==> flow/design.v <==
module gcd (
    input  logic        clk_i,
    input  logic        rst_i,
    input  logic        start_i,
    input  logic [31:0] a_i,
    input  logic [31:0] b_i,
    output logic        busy_o,
    output logic        valid_o,
    output logic [31:0] result_o
);
    logic [31:0] a, a_nxt;
    logic [31:0] b, b_nxt;
    logic [5:0]  k, k_nxt;           
    logic [31:0] result, result_nxt;
    typedef enum logic [3:0] {
        IDLE       = 4'b0000,
        LOAD       = 4'b0001,
        CHK_ZERO   = 4'b0010,
        FACTOR2    = 4'b0011,
        STRIP_A    = 4'b0100,
        STRIP_B    = 4'b0101,
        CMP        = 4'b0110,
        SUB        = 4'b0111,
        DONE       = 4'b1000
    } state_t;
    state_t state, state_nxt;
    logic a_is_zero, b_is_zero;
    logic both_even, a_even, b_even;
    logic a_gt_b;
    logic b_will_be_zero;           
    assign a_is_zero = (a == 0);
    assign b_is_zero = (b == 0);
    assign both_even = (a[0] == 0) && (b[0] == 0);
    assign a_even    = (a[0] == 0);
    assign b_even    = (b[0] == 0);
    assign a_gt_b    = (a > b);
    logic load_inputs, inc_k, shift_a, shift_b, swap, set_res;
    always_comb begin
        state_nxt   = state;
        load_inputs = 1'b0;
        inc_k       = 1'b0;
        shift_a     = 1'b0;
        shift_b     = 1'b0;
        swap        = 1'b0;
        set_res     = 1'b0;
        a_nxt      = a;
        b_nxt      = b;
        k_nxt      = k;
        result_nxt = result;
        b_will_be_zero = 1'b0;
        case (state)
            IDLE: begin
                if (start_i) begin
                    load_inputs = 1'b1;           
                    state_nxt   = LOAD;
                end
            end
            LOAD: begin
                a_nxt = a_i;                      
                b_nxt = b_i;
                k_nxt = 6'd0;                     
                state_nxt = CHK_ZERO;
            end
            CHK_ZERO: begin
                if (a_is_zero && b_is_zero) begin
                    set_res     = 1'b1;
                    result_nxt  = 32'd0;
                    state_nxt   = DONE;
                end else if (a_is_zero) begin
                    set_res     = 1'b1;
                    result_nxt  = b;
                    state_nxt   = DONE;
                end else if (b_is_zero) begin
                    set_res     = 1'b1;
                    result_nxt  = a;
                    state_nxt   = DONE;
                end else begin
                    state_nxt = FACTOR2;
                end
            end
            FACTOR2: begin
                if (both_even) begin
                    shift_a = 1'b1;
                    shift_b = 1'b1;
                    inc_k   = 1'b1;
                    a_nxt = a >> 1;
                    b_nxt = b >> 1;
                    k_nxt = k + 1'b1;
                    state_nxt = FACTOR2;           
                end else begin
                    state_nxt = STRIP_A;
                end
            end
            STRIP_A: begin
                if (a_even) begin
                    shift_a = 1'b1;
                    a_nxt   = a >> 1;
                    state_nxt = STRIP_A;
                end else begin
                    state_nxt = STRIP_B;
                end
            end
            STRIP_B: begin
                if (b_even) begin
                    shift_b = 1'b1;
                    b_nxt   = b >> 1;
                    state_nxt = STRIP_B;
                end else begin
                    state_nxt = CMP;
                end
            end
            CMP: begin
                if (a_gt_b) begin
                    swap  = 1'b1;
                    a_nxt = b;
                    b_nxt = a;
                end
                state_nxt = SUB;
            end
            SUB: begin
                b_nxt = b - a;                      
                b_will_be_zero = (b_nxt == 0);
                if (b_will_be_zero) begin
                    set_res     = 1'b1;
                    result_nxt  = a << k;         
                    state_nxt   = DONE;
                end else begin
                    state_nxt = STRIP_B;
                end
            end
            DONE: begin
                state_nxt = IDLE;                  
            end
            default: state_nxt = IDLE;            
        endcase
    end
    always_ff @(posedge clk_i or posedge rst_i) begin
        if (rst_i) begin
            a      <= 32'd0;
            b      <= 32'd0;
            k      <= 6'd0;
            result <= 32'd0;
        end else begin
            a      <= a_nxt;
            b      <= b_nxt;
            k      <= k_nxt;
            result <= result_nxt;
        end
    end
    always_ff @(posedge clk_i or posedge rst_i) begin
        if (rst_i)
            state <= IDLE;
        else
            state <= state_nxt;
    end
    always_ff @(posedge clk_i or posedge rst_i) begin
        if (rst_i) begin
            busy_o   <= 1'b0;
            valid_o  <= 1'b0;
            result_o <= 32'd0;
        end else begin
            busy_o   <= (state != IDLE) && (state != DONE);
            valid_o  <= set_res;                
            result_o <= result_nxt;
        end
    end
endmodule
# == From RTL to reports: gcd ==
# The steps from the RTL of gcd to its reports follow in flow order.
# Lines are those of the file above, counted from 1.
# Operators: Yosys type, input widths -> output width; for muxes data width and select width s.
# Library cell names are shortened.
# The mark n/a stands for no value.
# setup
top,gcd
clock,clk_i
lib,sky130hd
corner,tt_025C_1v80

# == Word-level counts ==
# Source: Yosys, flattened and elaborated, memories not mapped. Widths are those after wreduce. Registers that Yosys merges into a memory's read port (data or address) are not register bits. Print and check cells do not count. Equal cells are merged and count once.
# word_totals
register_bits,108
latch_bits,0
ram_bits,0
romBits,0
clocked_rd_ports_x_width,0
mem_count,0
in_bits,67
output_inout_bits,34
elab_cells,77
# op_classes
add_sub_neg,2
n_mul,0
div,0
compare,1
eq_ne,15
shift,1
muxes,29
bitwise,2
n_reduce_logical,18
# ops
op,count
$mux 32,10
$pmux 32 s5,1
$pmux 32 s4,1
$logic_not 32->1,3
$pmux 32 s2,1
$sub 32x32->32,1
$gt 32x32->1,1
$shl 32x6->32,1
$pmux 4 s8,1
$mux 4,5
$eq 4x3->1 const B,4
$ne 2x2->1 const B,6
$pmux 6 s2,1
$reduce_and 3->1,3
$eq 4x2->1 const B,2
$ne 4x4->1 const B,2
$reduce_and 4->1,2
$reduce_bool 4->1,2
$add 6x1->6 const B,1
$mux 6,1
$reduce_bool 5->1,1
$mux 1,5
$reduce_bool 2->1,2
$eq 4x1->1 const B,1
$logic_not 4->1,1
$logic_and 1x1->1,3
$mux 3,1
$not 1->1,2
# Not listed: further kinds 3, cells in them 3.

# == Depth ==
# Longest topological path by Yosys (ltp), each cell counted once; first at word level (registers and memories cut), then after technology mapping (sequential cells cut; the memories' decode and read muxes count).
# depth
depth_word,5
abc_area,0
depth_mapped,17
depth_no_buf,15

# == After synthesis ==
# The flow's flattened synthesis, as Yosys stat reports it; memories are mapped. The netlist is that of the ABC_AREA named above (0 if unset); the other value can give another one.
# types
cell_type,count,area_total_um2
dfrtp_1,108,2.7E+03
o21ai_0,123,615.59
nand2_1,156,585.562
a21oi_1,105,525.504
ha_1,35,437.92
mux2_4,27,405.389
mux4_2,17,382.867
nor2_1,90,337.824
clkbuf_1,89,334.07
mux2i_1,27,270.259
a22oi_1,33,247.738
a31oi_1,33,206.448
a221oi_1,21,183.926
inv_1,47,176.419
mux2_2,14,157.651
xor2_1,17,148.893
nor4_1,18,112.608
xnor2_1,12,105.101
# Other cell types: 57; their cells: 209.
# mapped
stdcells,1181
area_mm2,0.0095554
seqArea_mm2,0.0027026
ff_cells,108
buf_cells,111

# == Timing after synthesis ==
# Source: OpenSTA report_checks on the synthesized netlist (no wires, ideal clock, input and output delay 20% of the period each), path of least setup slack; recovery checks are left aside. Register names are those of the netlist, which keeps one name where synthesis merged equal registers.
# synth_timing
kind,register to register
from,register a[8]
to,register result[10]
clock_period_ns,6.0
setup_time_ns,0.125
t_first_pin_ns,0.000
t_arrival_ns,4.049
t_required_ns,5.875
path_slack_ns,1.826
path_delay_ns,4.174
driving_pins,18
n_path_buf,4
synth_period_reached_ns,4.174
# "path_delay_ns" is the arrival time less input delay plus setup time.
# "driving_pins": output pins that drive a net of the path, with the launching flip-flop's if there is one; two outputs of one cell count as two.
# "synth_period_reached_ns" is the clock period less the worst setup slack; recovery checks do not enter. This is arithmetic on one report: input and output delays are still those of the set period (20% each).
# Between the ends stands the longest chain of elaborated cells between them, by number of cells; it is not shown to be the way that was timed. Of several equally long chains one is given.
# A line is the first line of the expression or statement that the cell stems from. Yosys adds cells for indexed reads and writes and turns some case tables into memories.
# synth_via
cell_sequence,dfrtp_1 clkbuf_1 inv_1 ha_1 buf_4 and4_1 nand3_1 a311o_1 a32oi_1 xor2_1 or4_1 nor4b_1 nand4_1 or4_4 o32a_2 buf_6 buf_12 mux2_4
elab_chain_len,4
cone_cells,12
lines_between,8
classes_between,add/sub (1); eq/ne (2); shift (1); mux (4); reduce/logical (4)
# synth_rtl
element,line_no,rtl
start: declaration,11,"logic [31:0] a, a_nxt;"
start: assignment,139,a      <= 32'd0;
start: assignment,144,a      <= a_nxt;
$sub 32x32->32,121,b_nxt = b - a;
$logic_not 32->1,122,b_will_be_zero = (b_nxt == 0);
$mux 32,123,if (b_will_be_zero) begin
$pmux 32 s2,51,case (state)
end: assignment,142,result <= 32'd0;
end: assignment,147,result <= result_nxt;
end: declaration,14,"logic [31:0] result, result_nxt;"

# == Timing after layout ==
# Path of least setup slack in the final report of flow run 1 (OpenROAD, finished layout, wires in). Where an end is a register, its clock arrival counts in the times.
# layout_timing
kind,register to register
from,register b[0]
to,register result[27]
clock_period_ns,6.0
setup_time_ns,0.11
t_first_pin_ns,0.36
t_arrival_ns,5.17
t_required_ns,6.25
path_slack_ns,1.09
driving_pins,16
n_path_buf,0
# Between the ends stands the longest chain of elaborated cells between them, by number of cells; it is not shown to be the way that was timed. Of several equally long chains one is given.
# layout_via
cell_sequence,dfrtp_1 inv_1 ha_1 inv_1 fa_1 a211oi_1 o21ai_1 a21oi_1 xor2_1 o21ai_0 or4_1 nor4b_1 nand4_1 or4_4 o32a_2 mux2_4
elab_chain_len,5
cone_cells,12
lines_between,8
classes_between,add/sub (1); eq/ne (2); mux (5); reduce/logical (4)
# layout_rtl
element,line_no,rtl
start: declaration,12,"logic [31:0] b, b_nxt;"
start: assignment,140,b      <= 32'd0;
start: assignment,145,b      <= b_nxt;
$logic_not 32->1,32,assign b_is_zero = (b == 0);
$mux 32,73,end else if (b_is_zero) begin
$mux 32,69,end else if (a_is_zero) begin
$mux 32,65,if (a_is_zero && b_is_zero) begin
$pmux 32 s2,51,case (state)
end: assignment,142,result <= 32'd0;
end: assignment,147,result <= result_nxt;
end: declaration,14,"logic [31:0] result, result_nxt;"

# Top module gcd; platform sky130hd; tools Yosys and OpenROAD; 6 stored runs in no particular order. Input and output delays are each 20% of the period that was set; the output load is 0.01 pF.
# "critical_path_time_ns" = time allowed to the worst setup path (clock period - input delay - output delay, where it has them) - its slack; a late launch clock adds to it, a late capture clock takes from it.
# "power_uw" rests on the timing tool's default activity at the inputs, not on a simulated workload.
# Settings: -- = not set for that run.
# A result given as -- is not shown for that run.
setting or result,flow run 1,flow run 2,flow run 3,flow run 4,flow run 5,flow run 6
CORE_UTILIZATION,40,58,40,40,61,58
PLACE_DENSITY,0.6,0.64,--,0.6,0.6,0.64
period_ns,6.0,5.26,6.0,5.02,5.02,5.26
CAP_MARGIN,20,10,10,20,20,10
CORE_MARGIN,2,6,2,2,2,9
SLEW_MARGIN,20,20,20,20,20,0
ABC_AREA,--,1,--,--,--,1
CELL_PAD_IN_SITES_DETAIL_PLACEMENT,--,1,--,--,--,1
GPL_TIMING_DRIVEN,--,0,--,--,--,0
MIN_ROUTING_LAYER,--,met2,--,--,--,met1
SETUP_SLACK_MARGIN,--,1.22,1.22,--,--,1.22
TNS_END_PERCENT,--,45,--,--,--,45
CTS_CLUSTER_SIZE,--,--,--,--,--,86
GPL_ROUTABILITY_DRIVEN,--,--,--,--,--,0
MAX_ROUTING_LAYER,--,--,--,--,--,met4
yosys_chip_area_mm2,0.0095554,--,0.0095554,0.0095554,0.0095554,--
dieArea_mm2,0.0251413,--,0.0251413,0.0251413,0.0166823,--
critical_path_time_ns,4.91,--,4.58,4.79,4.61,--
worst_path_kind,register to register,--,register to register,register to register,register to register,--
power_uw,7394,--,7444,9261,9066,--
post_route_stdcell_area_mm2,0.0109217,--,0.0109855,0.0112733,0.0109855,--
setup_worst_slack_ns,1.088,--,1.424,0.233,0.414,--
fin_tns_ns,0.000,--,0.000,0.000,0.000,--
# Flow run 2: no results, placement failed with DPL-0033
# Flow run 6: no results, placement failed with DPL-0033
